==> flow/design.v <==
module SizedFIFO(CLK, RST_N, D_IN, ENQ, FULL_N, D_OUT, DEQ, EMPTY_N, CLR);
   parameter               p1width = 1;  
   parameter               p2depth = 3;
   parameter               p3cntr_width = 1;  
   parameter               guarded = 1;
   localparam              p2depth2 = p2depth -2 ;
   input                   CLK;
   input                   RST_N;
   input                   CLR;
   input [p1width - 1 : 0] D_IN;
   input                   ENQ;
   input                   DEQ;
   output                  FULL_N;
   output                  EMPTY_N;
   output [p1width - 1 : 0] D_OUT;
   reg                      not_ring_full;
   reg                      ring_empty;
   reg [p3cntr_width-1 : 0] head;
   wire [p3cntr_width-1 : 0] next_head;
   reg [p3cntr_width-1 : 0]  tail;
   wire [p3cntr_width-1 : 0] next_tail;
   reg [p1width - 1 : 0]     arr[0: ((p2depth >= 2) ? (p2depth2) : 0)];
   reg [p1width - 1 : 0]     D_OUT;
   reg                       hasodata;
   wire [p3cntr_width-1:0]   depthLess2 = p2depth2[p3cntr_width-1:0] ;
   wire [p3cntr_width-1 : 0] incr_tail;
   wire [p3cntr_width-1 : 0] incr_head;
   assign                    incr_tail = tail + 1'b1 ;
   assign                    incr_head = head + 1'b1 ;
   assign    next_head = (head == depthLess2 ) ? {p3cntr_width{1'b0}} : incr_head ;
   assign    next_tail = (tail == depthLess2 ) ? {p3cntr_width{1'b0}} : incr_tail ;
   assign    EMPTY_N = hasodata;
   assign    FULL_N  = not_ring_full;
   always @(posedge CLK   )
     begin
        if (!RST_N)
          begin
             head <=  {p3cntr_width {1'b0}} ;
             tail <=  {p3cntr_width {1'b0}} ;
             ring_empty <=  1'b1;
             not_ring_full <=  1'b1;
             hasodata <=  1'b0;
          end  
        else
         begin
            if (!CLR && ENQ && ((DEQ && !ring_empty) || (!DEQ && hasodata && not_ring_full)))
              begin
                 arr[tail] <=  D_IN;
              end
            if (CLR)
              begin
                 head <=  {p3cntr_width {1'b0}} ;
                 tail <=  {p3cntr_width {1'b0}} ;
                 ring_empty <=  1'b1;
                 not_ring_full <=  1'b1;
                 hasodata <=  1'b0;
              end  
            else if (DEQ && ENQ )
              begin
                 if (ring_empty)
                   begin
                      D_OUT <=  D_IN;
                   end
                 else
                   begin
                      tail <=  next_tail;
                      D_OUT <=  arr[head];
                      head <=  next_head;
                   end
              end  
            else if ( DEQ )
              begin
                 if (ring_empty)
                   begin
                      hasodata <=  1'b0;
                   end
                 else
                   begin
                      D_OUT <=  arr[head];
                      head <=  next_head;
                      not_ring_full <=  1'b1;
                      ring_empty <=  next_head == tail ;
                   end
              end  
            else if (ENQ)
              begin
                 if (! hasodata)
                   begin
                      D_OUT <=  D_IN;
                      hasodata <=  1'b1;
                   end
                 else if ( not_ring_full )  
                   begin
                      tail <=  next_tail;
                      ring_empty <=  1'b0;
                      not_ring_full <=  ! (next_tail == head) ;
                   end
              end  
         end  
     end  
endmodule
module XbarArbiter(CLK, RST_N, raises, grant, valid);
    parameter N=4;
    input CLK;
    input RST_N;
    input [N-1:0] raises;
    output reg [N-1:0] grant;
    output reg valid;
    function [1:0] gen_grant_carry;
	input c, r, p;
	begin
	    gen_grant_carry[1] = ~r & (c | p);
	    gen_grant_carry[0] = r & (c | p);
	end
    endfunction
    reg [N-1:0] token;
    reg [N-1:0] granted_A;
    reg [N-1:0] granted_B;
    reg carry;
    reg [1:0] gc;
    integer i;
    always@(*) begin
	valid = 1'b0;
	grant = 0;
	carry = 0;
	granted_A = 0;
	granted_B = 0;
	for(i=0; i < N; i=i+1) begin
	    gc = gen_grant_carry(carry, raises[i], token[i]);
	    granted_A[i] = gc[0];
	    carry = gc[1];
	end
	for(i=0; i < N; i=i+1) begin
	    gc = gen_grant_carry(carry, raises[i], token[i]);
	    granted_B[i] = gc[0];
	    carry = gc[1];
	end
	for(i=0; i < N; i=i+1) begin
	    if(granted_A[i] | granted_B[i]) begin
		grant = 0;
		grant[i] = 1'b1;
		valid = 1'b1;
	    end
	end
    end
    always@(posedge CLK) begin
	if(RST_N) token <= {token[N-2:0], token[N-1]};
	else token <= 1;
    end
endmodule
module Xbar(CLK, RST_N,
	    i_valid,
	    i_prio,
	    i_tail,
	    i_dst,
	    i_vc,
	    i_data, 
	    o_valid,
	    o_prio,
	    o_tail,
	    o_dst,
	    o_vc,
	    o_data, 
 	    i_cred,
	    i_cred_valid,
	    o_cred_en
	    );
    parameter N		    = 8;
    parameter NUM_VCS	    = 2;
    parameter CUT	    = 2;
    parameter DATA	    = 32;
    parameter BUFFER_DEPTH  = 8;
    parameter LOG_N	    = (
	N <= 1 ? 0: 
	N <= 2 ? 1: 
	N <= 4 ? 2: 
	N <= 8 ? 3: 
	N <= 16 ? 4: 
	N <= 32 ? 5: 
	N <= 64 ? 6: 
	N <= 128 ? 7: 
	N <= 256 ? 8 : 
	N <= 512 ? 9 : 
	N <= 1024 ? 10 : 
	N <= 2048 ? 11 : 
	N <= 4096 ? 12 : 
	N <= 8192 ? 13 : 
	N <= 16384 ? 14 : -1);
    parameter VC	    = (
	NUM_VCS <= 1 ? 0: 
	NUM_VCS <= 2 ? 1: 
	NUM_VCS <= 4 ? 2: 
	NUM_VCS <= 8 ? 3: 
	NUM_VCS <= 16 ? 4: 
	NUM_VCS <= 32 ? 5: 
	NUM_VCS <= 64 ? 6: 
	NUM_VCS <= 128 ? 7: 
	NUM_VCS <= 256 ? 8 : 
	NUM_VCS <= 512 ? 9 : 
	NUM_VCS <= 1024 ? 10 : 
	NUM_VCS <= 2048 ? 11 : 
	NUM_VCS <= 4096 ? 12 : 
	NUM_VCS <= 8192 ? 13 : 
	NUM_VCS <= 16384 ? 14 : -1); 
    parameter DST	    = (
	N <= 1 ? 0: 
	N <= 2 ? 1: 
	N <= 4 ? 2: 
	N <= 8 ? 3: 
	N <= 16 ? 4: 
	N <= 32 ? 5: 
	N <= 64 ? 6: 
	N <= 128 ? 7: 
	N <= 256 ? 8 : 
	N <= 512 ? 9 : 
	N <= 1024 ? 10 : 
	N <= 2048 ? 11 : 
	N <= 4096 ? 12 : 
	N <= 8192 ? 13 : 
	N <= 16384 ? 14 : -1);
    parameter FLIT_WIDTH    = 1+1+DST+VC+DATA;
    parameter CRED_WIDTH    = (
	BUFFER_DEPTH <= 1 ? 0: 
	BUFFER_DEPTH <= 2 ? 1: 
	BUFFER_DEPTH <= 4 ? 2: 
	BUFFER_DEPTH <= 8 ? 3: 
	BUFFER_DEPTH <= 16 ? 4: 
	BUFFER_DEPTH <= 32 ? 5: 
	BUFFER_DEPTH <= 64 ? 6: 
	BUFFER_DEPTH <= 128 ? 7: 
	BUFFER_DEPTH <= 256 ? 8 : 
	BUFFER_DEPTH <= 512 ? 9 : 
	BUFFER_DEPTH <= 1024 ? 10 : 
	BUFFER_DEPTH <= 2048 ? 11 : 
	BUFFER_DEPTH <= 4096 ? 12 : 
	BUFFER_DEPTH <= 8192 ? 13 : 
	BUFFER_DEPTH <= 16384 ? 14 : -1) + 1;
    input CLK, RST_N;
    input [N-1:0]              i_valid;
    input [N-1:0]              i_prio; 
    input [N-1:0]              i_tail;
    input [N*DST-1:0]          i_dst; 
    input [N*VC-1:0]           i_vc;
    input [N*DATA-1:0]         i_data;
    wire [VC-1:0]              i_vc_arr [N-1:0];
    wire [N-1:0]               f_prio;
    wire [N-1:0]               f_tail;
    wire [DST-1:0]             f_dst [N-1:0];
    wire [VC-1:0]              f_vc [N-1:0];
    wire [DATA-1:0]            f_data [N-1:0];
    wire [N-1:0]               f_elig;
    wire [DST*N-1:0]	       f_dst_flat;
    wire [VC*N-1:0]            f_vc_flat;
    wire [DATA*N-1:0]          f_data_flat;
    output reg [N-1:0]         o_valid;
    output reg [N-1:0]         o_prio;
    output reg [N-1:0]         o_tail;
    output [N*DST-1:0]         o_dst;
    output [N*VC-1:0]          o_vc;
    output [N*DATA-1:0]        o_data;
    reg [DST-1:0]              o_dst_arr [N-1:0];
    reg [VC-1:0]               o_vc_arr [N-1:0];
    reg [DATA-1:0]             o_data_arr [N-1:0];
    output [N*VC-1:0]          i_cred;  
    output reg [N-1:0]         i_cred_valid;  
    reg [VC-1:0]               i_cred_arr [N-1:0];
    input [N-1:0]              o_cred_en;
    wire [N-1:0]               grants [N-1:0];
    wire [N-1:0]               grant_valids;
    reg [N-1:0]                deq_en;
    reg [CRED_WIDTH-1:0]       creds_left [N-1:0];
    genvar i, o, k;
    integer in,out;
    generate
	for(o=0; o < N; o=o+1) begin: arbiters
	    wire [N-1:0] raises;
	    for(k=0; k < N; k=k+1) begin: raisewires
		assign raises[k] = (f_dst[k] == o) && f_elig[k];
	    end
	    XbarArbiter#(.N(N)) arbiter(.CLK(CLK), 
					.RST_N(RST_N),
					.raises(raises),
					.valid(grant_valids[o]),
					.grant(grants[o]));  
	end
    endgenerate
    always@(posedge CLK) begin
	if(RST_N) begin
	    for(in=0; in < N; in=in+1) begin
		if(i_valid[in])
		    i_cred_arr[in] <= i_vc_arr[in];
	    end
	end
	else begin
	    for(in=0; in < N; in=in+1) begin
		i_cred_arr[in]<='hx;
	    end
	end
    end
    for(i=0; i < N; i=i+1) begin: assign_arr
	assign i_vc_arr[i] = i_vc[(i+1)*VC-1:i*VC];
        assign i_cred[(i+1)*VC-1:i*VC] = i_cred_arr[i];
        assign o_dst[(i+1)*DST-1:i*DST] = o_dst_arr[i];
	assign o_vc[(i+1)*VC-1:i*VC] = o_vc_arr[i];
	assign o_data[(i+1)*DATA-1:i*DATA] = o_data_arr[i]; 
    end
    always@(*) begin
	for(in=0; in < N; in=in+1) begin: deqwires
	    deq_en[in] = 1'b0;
	    i_cred_valid[in] = 1'b0;
	    for(out=0; out < N; out=out+1) begin: outer
		if(grant_valids[out] && (grants[out][in] == 1'b1) && (creds_left[out] != 0)) begin
		    deq_en[in] = 1'b1;
		    i_cred_valid[in] = 1'b1;
		end
	    end
	end
    end
    for(i=0; i < N; i=i+1) begin
	assign f_dst_flat[(i+1)*DST-1:i*DST] = f_dst[i];
	assign f_vc_flat[(i+1)*VC-1:i*VC] = f_vc[i];
	assign f_data_flat[(i+1)*DATA-1:i*DATA] = f_data[i];
    end
    for(i=0; i < N; i=i+1) begin: steerwires
	always@(grant_valids[i] or grants[i] or creds_left[i] or f_prio or f_tail or f_dst_flat or f_vc_flat or f_data_flat) begin
	    o_valid[i] = 1'b0;
	    o_prio[i] = 'hx;
	    o_tail[i] = 'hx;
	    o_dst_arr[i] = 'hx;
	    o_vc_arr[i] = 'hx;
	    o_data_arr[i] = 'hx;
	    for(in=0; in < N; in=in+1) begin: innersteer
		if(grant_valids[i] && (grants[i][in] == 1'b1) && (creds_left[i] != 0)) begin
		    o_valid[i] = 1'b1;
		    o_prio[i] = f_prio[in];
		    o_tail[i] = f_tail[in];
		    o_dst_arr[i]  = f_dst[in];
		    o_vc_arr[i]   = f_vc[in];
		    o_data_arr[i] = f_data[in];
		end
	    end
	end
    end
    for(o=0; o < N; o=o+1) begin: output_credits
	always@(posedge CLK) begin
	    if(RST_N) begin
		if((o_cred_en[o] == 1'b0) && (o_valid[o] == 1'b1))
		    creds_left[o] <= creds_left[o] - 1;
		else if((o_cred_en[o] == 1'b1) && (o_valid[o] == 1'b0))
		    creds_left[o] <= creds_left[o] + 1;
	    end
	    else begin
		creds_left[o] <= BUFFER_DEPTH;
	    end
	end
    end
    generate
	for(i=0; i < N; i=i+1) begin: ififos
	    SizedFIFO#(.p1width(FLIT_WIDTH), .p2depth(BUFFER_DEPTH), .p3cntr_width((
	BUFFER_DEPTH <= 1 ? 0: 
	BUFFER_DEPTH <= 2 ? 1: 
	BUFFER_DEPTH <= 4 ? 2: 
	BUFFER_DEPTH <= 8 ? 3: 
	BUFFER_DEPTH <= 16 ? 4: 
	BUFFER_DEPTH <= 32 ? 5: 
	BUFFER_DEPTH <= 64 ? 6: 
	BUFFER_DEPTH <= 128 ? 7: 
	BUFFER_DEPTH <= 256 ? 8 : 
	BUFFER_DEPTH <= 512 ? 9 : 
	BUFFER_DEPTH <= 1024 ? 10 : 
	BUFFER_DEPTH <= 2048 ? 11 : 
	BUFFER_DEPTH <= 4096 ? 12 : 
	BUFFER_DEPTH <= 8192 ? 13 : 
	BUFFER_DEPTH <= 16384 ? 14 : -1))) inQ
		       (.CLK(CLK), 
			.RST_N(RST_N), 
			.D_IN({i_prio[i], i_tail[i], i_dst[(i+1)*DST-1:i*DST], i_vc[(i+1)*VC-1:i*VC], i_data[(i+1)*DATA-1:i*DATA]}),
			.ENQ(i_valid[i]),
			.D_OUT({f_prio[i], f_tail[i], f_dst[i], f_vc[i], f_data[i]}),
			.DEQ(deq_en[i]),
			.EMPTY_N(f_elig[i]),
			.FULL_N(),  
			.CLR(1'b0)  
		      );
	end
    endgenerate
endmodule
=== Reports on Xbar ===
Tool output for the design above, in the order of the flow.
Lines are those of the file above, counted from 1.
Library cell names are shortened.
The mark -- stands for no value.

* Top: Xbar
* Clock port: CLK
* Library: sky130hd
* Library corner: tt_025C_1v80

=== Word level ===
Source: Yosys, flattened and elaborated. Widths are those after wreduce. Print and check cells do not count. Equal cells are merged and count once.
Memory sizes are those after Yosys's memory passes, which may raise the word count (mostly to a power of two), join words into wider ones and drop unused or constant bits.

* Bits in registers: 480
* Bits in writable memories: 2,128
* Word width x clocked read ports: 304
* Memories: 8
* Bits of input ports: 322
* Output and inout bits: 328
* Cells after elaboration: 2,143

{| class="wikitable"
|+ Memory list
! name !! words !! width !! rd ports !! wr ports !! RTL line !! source
|-
| ififos[0].inQ.arr || 7 || 38 || 1 || 1 || 22 || <nowiki>reg [p1width - 1 : 0]     arr[0: ((p2depth >= 2) ? (p2depth2) : 0)];</nowiki>
|-
| ififos[1].inQ.arr || 7 || 38 || 1 || 1 || 22 ||
|-
| ififos[2].inQ.arr || 7 || 38 || 1 || 1 || 22 ||
|-
| ififos[3].inQ.arr || 7 || 38 || 1 || 1 || 22 ||
|-
| ififos[4].inQ.arr || 7 || 38 || 1 || 1 || 22 ||
|-
| ififos[5].inQ.arr || 7 || 38 || 1 || 1 || 22 ||
|}

Memories not listed: 2.

* Add/subtract/negate cells: 32
* Eq/ne operators: 144
* Muxes and demuxes: 959
* Bitwise gates (word level): 520
* Reductions and logical operators: 408

{| class="wikitable"
|+ Operator list
! cell !! number
|-
| 38-bit two-way mux || 64
|-
| 32-bit two-way mux || 64
|-
| 1-bit two-way mux || 583
|-
| 3-bit two-way mux || 192
|-
| 1-bit AND || 248
|-
| 1-bit logical AND || 248
|-
| 1-bit OR || 184
|-
| 3-bit == test (second input constant) || 48
|-
| 2-bit nonzero test || 64
|-
| 4-bit AND reduction || 24
|-
| 4-bit two-way mux || 24
|-
| 1-bit inverter || 88
|-
| 2-bit inequality test (second input constant) || 32
|-
| 7-bit two-way mux || 8
|-
| 3-bit by 1-bit adder with 3-bit output (second input constant) || 16
|-
| 3-bit by 2-bit == test with 1-bit output (second input constant) || 16
|-
| 3-bit == test || 16
|-
| 6-bit two-way mux || 8
|-
| 5-bit AND reduction || 8
|-
| 5-bit two-way mux || 8
|-
| 4-bit by 1-bit adder with 4-bit output (second input constant) || 8
|-
| 4-bit by 1-bit subtractor with 4-bit output (second input constant) || 8
|-
| 4-bit nonzero test || 8
|-
| 1-bit zero test || 24
|-
| 3-bit by 1-bit == test with 1-bit output (second input constant) || 8
|-
| 3-bit by 2-bit inequality test with 1-bit output (second input constant) || 8
|-
| 3-bit inequality test (second input constant) || 8
|-
| 3-bit zero test || 8
|}

Other operator kinds: 5; their cells: 40.

=== Depth ===
Yosys ltp: most cells in a row. Word level: on the elaborated netlist, between registers, memories and ports. Mapped: between sequential cells and ports; inverters and the memories' decode and read muxes count.

* Word-level depth: 53
* ABC_AREA: 1
* Gate-level depth with buffers: 49
* Depth with buffers taken out: 47

=== After synthesis ===
Yosys stat after the flow's synthesis: flattened, memories mapped to cells. It holds for the ABC_AREA given above (unset counts as 0); a run with the other value may have another netlist.
Totals and module areas in this step are rounded.

* Mapped cells: 14,177
* Cell area after synthesis: 131,000 µm²
* Sequential part of the area: 77,100 µm²
* Mapped flip-flops: 2,632
* Buffers: 1,077

{| class="wikitable"
|+ Cell types
! cell !! number !! total area (µm²)
|-
| edfxtp_1 || 2,440 || 7.33E+04
|-
| nand2_1 || 3,339 || 1.25E+04
|-
| a21oi_1 || 1,527 || 7,642.33
|-
| o21ai_0 || 1,510 || 7.56E+03
|-
| nor2_1 || 1,404 || 5.27E+03
|-
| dfxtp_1 || 192 || 3.84E+03
|-
| clkbuf_1 || 744 || 2.79E+03
|-
| inv_1 || 692 || 2.6E+03
|-
| o22ai_1 || 366 || 2.29E+03
|-
| o211ai_1 || 249 || 1.87E+03
|-
| nand3_1 || 302 || 1,511.45
|-
| mux2i_1 || 76 || 760.73
|-
| a211oi_1 || 91 || 683.155
|-
| buf_1 || 178 || 668.141
|-
| nand4_1 || 105 || 656.88
|-
| a21boi_0 || 79 || 593.069
|-
| o21ai_1 || 104 || 520.499
|-
| buf_2 || 100 || 500.48
|}

Not listed: further types 40, cells in them 679.

=== Timing after synthesis ===
Source: OpenSTA report_checks on the synthesized netlist (no wires, ideal clock, input and output delay 20% of the period each), path of least setup slack; recovery checks are left aside. Register names are those of the netlist, which keeps one name where synthesis merged equal registers.

* Kind: register to register
* From: reg ififos[0].inQ.D_OUT[35]
* To: mem ififos[7].inQ.arr[0][0]
* Clock period: 8.0 ns
* Library setup time: 0.529 ns
* Time at the first pin: 0.000 ns
* Data arrival time: 6.446 ns
* Data required time: 7.471 ns
* Setup slack: 1.025 ns
* Path delay: 6.975 ns
* Stages: 27
* Path buffers: 1
* Synthesis period reached: 6.975 ns

"path delay" is the arrival time less input delay plus setup time.
"stages" counts driving pins, that of a launching flip-flop among them; a cell with two outputs on the path counts twice.
"synthesis period reached" is the clock period less the worst setup slack; recovery checks do not enter. This is arithmetic on one report: input and output delays are still those of the set period (20% each).
Between the ends stands the longest chain of elaborated cells between them, by number of cells; it is not shown to be the way that was timed. Of several equally long chains one is given.
A line is the first line of the expression or statement that the cell stems from. Yosys adds cells for indexed reads and writes and turns some case tables into memories.
A register here has more assigning lines than the two given.
Only ways into the end's enable, where the timed path ends, are counted here.

* Cell sequence: edfxtp_1 > buf_4 > inv_2 > nand2_1 > nor2_1 > o21ai_1 > nand2_1 > nand2_1 > nand2_1 > nand2_1 > nand2_1 > nand2_1 > nand2_1 > nand2_1 > nand2_1 > nand2_1 > nand2_1 > nand2_1 > nand2_1 > nor2_1 > nor4_1 > nand2_1 > inv_1 > nor2_1 > a2111oi_2 > nand2_1 > nor4_1
* Cells in the longest elaborated chain: 53
* Elaborated cells between the ends (all ways): 562
* Classes of those cells: eq/ne: 7; mux: 84; logic: 440; reduce/logical: 31

{| class="wikitable"
|+ Ends and longest elaborated chain, post-synthesis
! item !! RTL line !! source
|-
| from (decl) || 15 || <nowiki>output [p1width - 1 : 0] D_OUT;</nowiki>
|-
| from (assign) || 67 || <nowiki>D_OUT <=  arr[head];</nowiki>
|-
| from (assign) || 79 || <nowiki>D_OUT <=  arr[head];</nowiki>
|-
| 3-bit zero test || 278 || <nowiki>assign raises[k] = (f_dst[k] == o) && f_elig[k];</nowiki>
|-
| 1-bit logical AND || 278 ||
|-
| 1-bit inverter || 112 || <nowiki>gen_grant_carry[1] = ~r & (c | p);</nowiki>
|-
| 1-bit AND || 112 ||
|-
| 1-bit OR || 112 ||
|-
| 1-bit AND || 112 ||
|-
| 1-bit OR || 112 ||
|-
| (+31 left out) || -- ||
|-
| 1-bit two-way mux x8 || 312 || <nowiki>if(grant_valids[out] && (grants[out][in] == 1'b1) && (creds_left[out] != 0)) begin</nowiki>
|-
| 1-bit zero test || 46 || <nowiki>if (!CLR && ENQ && ((DEQ && !ring_empty) || (!DEQ && hasodata && not_ring_full)))</nowiki>
|-
| 1-bit logical AND x2 || 46 ||
|-
| 1-bit logical OR || 46 ||
|-
| 1-bit logical AND || 46 ||
|-
| 3-bit two-way mux || 46 ||
|-
| 3-bit two-way mux || 36 || <nowiki>if (!RST_N)</nowiki>
|-
| to (decl) || 22 || <nowiki>reg [p1width - 1 : 0]     arr[0: ((p2depth >= 2) ? (p2depth2) : 0)];</nowiki>
|}

Some nets on the timed path still bear RTL names; the line given drives or declares the net.

{| class="wikitable"
|+ Nets with RTL names, path post-synthesis
! net !! RTL line
|-
| ififos[7].inQ.DEQ || 312
|}

=== Timing after layout ===
Path of least setup slack in the final report of record 1 (OpenROAD, finished layout, wires in). Where an end is a register, its clock arrival counts in the times.

* Kind: register to output
* From: reg ififos[0].inQ.D_OUT[35]
* To: out o_data[84]
* Clock period: 6.28 ns
* Output delay: 1.26 ns
* Time at the first pin: 0.94 ns
* Data arrival time: 6.01 ns
* Data required time: 5.02 ns
* Setup slack: -0.98 ns
* Stages: 47
* Path buffers: 8

Between the ends stands the longest chain of elaborated cells between them, by number of cells; it is not shown to be the way that was timed. Of several equally long chains one is given.
A register here has more assigning lines than the two given.

* Cell sequence: edfxtp_1 > buf_4 > nor2_4 > nand2_2 > nand2_1 > nand2_1 > nand2_1 > nand2_1 > nand2_1 > nand2_1 > nand2_1 > nand2_1 > nand2_1 > nand2_1 > nand2_1 > nand2_1 > nand2_1 > nand2_1 > (+11 left out) > nand2_1 > nand2_1 > nand2_1 > nand2_2 > buf_6 > nand4_1 > buf_6 > buf_12 > buf_8 > clkbuf_16 > buf_4 > nand2_1 > o21ai_2 > nor2_1 > o21ai_1 > nand2_2 > a21oi_4 > buf_6
* Cells in the longest elaborated chain: 46
* Elaborated cells between the ends (all ways): 103
* Classes of those cells: eq/ne: 1; mux: 30; logic: 55; reduce/logical: 17

{| class="wikitable"
|+ Ends and longest elaborated chain, post-layout
! item !! RTL line !! source
|-
| from (decl) || 15 || <nowiki>output [p1width - 1 : 0] D_OUT;</nowiki>
|-
| from (assign) || 67 || <nowiki>D_OUT <=  arr[head];</nowiki>
|-
| from (assign) || 79 || <nowiki>D_OUT <=  arr[head];</nowiki>
|-
| 3-bit by 2-bit == test with 1-bit output || 278 || <nowiki>assign raises[k] = (f_dst[k] == o) && f_elig[k];</nowiki>
|-
| 1-bit logical AND || 278 ||
|-
| 1-bit inverter || 112 || <nowiki>gen_grant_carry[1] = ~r & (c | p);</nowiki>
|-
| 1-bit AND || 112 ||
|-
| 1-bit OR || 112 ||
|-
| 1-bit AND || 112 ||
|-
| 1-bit OR || 112 ||
|-
| (+24 left out) || -- ||
|-
| 1-bit AND || 112 ||
|-
| 1-bit OR || 113 || <nowiki>gen_grant_carry[0] = r & (c | p);</nowiki>
|-
| 1-bit AND || 113 ||
|-
| 1-bit OR || 139 || <nowiki>if(granted_A[i] | granted_B[i]) begin</nowiki>
|-
| 1-bit two-way mux || 139 ||
|-
| 1-bit logical AND x2 || 333 || <nowiki>if(grant_valids[i] && (grants[i][in] == 1'b1) && (creds_left[i] != 0)) begin</nowiki>
|-
| 32-bit two-way mux x8 || 333 ||
|-
| to (decl) || 260 || <nowiki>output [N*DATA-1:0]        o_data;</nowiki>
|}

Hand-over note for Xbar

Module Xbar, platform sky130hd: 3 stored runs of the flow (Yosys, OpenROAD) with differing settings, in no particular order. Input and output delays are each 20% of the period that was set; the output load is 0.01 pF.
"overall power" is the tool's figure for a default switching activity; nothing was simulated.
The results are shown rounded.

=== Record 1 ===
{| class="wikitable"
! Setting !! Value
|-
| ABC_AREA || 1
|-
| CELL_PAD_IN_SITES_DETAIL_PLACEMENT || 2
|-
| CELL_PAD_IN_SITES_GLOBAL_PLACEMENT || 2
|-
| CORE_MARGIN || 7
|-
| CORE_UTILIZATION || 30
|-
| SLEW_MARGIN || 25
|-
| TNS_END_PERCENT || 80
|-
| period_ns || 6.28
|-
| CAP_MARGIN || 20
|-
! Result !! Value
|-
| Standard-cell area of the final layout || 175,000 µm²
|-
| Smallest setup slack || -0.984 ns
|-
| Die area || 455,000 µm²
|-
| Post-synthesis cell area || 131,000 µm²
|-
| Overall power || 63,200 µW
|-
| Worst hold slack in the final report || 0.429 ns
|}

=== Record 2 ===
{| class="wikitable"
! Setting !! Value
|-
| ABC_AREA || 1
|-
| CELL_PAD_IN_SITES_DETAIL_PLACEMENT || 1
|-
| CELL_PAD_IN_SITES_GLOBAL_PLACEMENT || 2
|-
| CORE_ASPECT_RATIO || 0.81
|-
| CORE_MARGIN || 7
|-
| CORE_UTILIZATION || 69
|-
| CTS_CLUSTER_DIAMETER || 242
|-
| GPL_ROUTABILITY_DRIVEN || 0
|-
| GPL_TIMING_DRIVEN || 0
|-
| HOLD_SLACK_MARGIN || -0.09
|-
| MAX_ROUTING_LAYER || met4
|-
| PLACE_DENSITY_LB_ADDON || 0.25
|-
| SETUP_SLACK_MARGIN || 1.23
|-
| SLEW_MARGIN || 25
|-
| TNS_END_PERCENT || 80
|-
| period_ns || 4.42
|-
| CAP_MARGIN || 20
|}
Stopped before the end: placement reported FLW-0024.

=== Record 3 ===
{| class="wikitable"
! Setting !! Value
|-
| ABC_AREA || 1
|-
| CELL_PAD_IN_SITES_DETAIL_PLACEMENT || 1
|-
| CELL_PAD_IN_SITES_GLOBAL_PLACEMENT || 2
|-
| CORE_ASPECT_RATIO || 0.81
|-
| CORE_MARGIN || 7
|-
| CORE_UTILIZATION || 69
|-
| CTS_CLUSTER_DIAMETER || 372
|-
| GPL_ROUTABILITY_DRIVEN || 0
|-
| MAX_ROUTING_LAYER || met4
|-
| PLACE_DENSITY_LB_ADDON || 0.25
|-
| SETUP_SLACK_MARGIN || 1.23
|-
| SLEW_MARGIN || 25
|-
| TNS_END_PERCENT || 80
|-
| period_ns || 4.42
|-
| CAP_MARGIN || 20
|}
Stopped before the end: placement reported FLW-0024.

End of note.
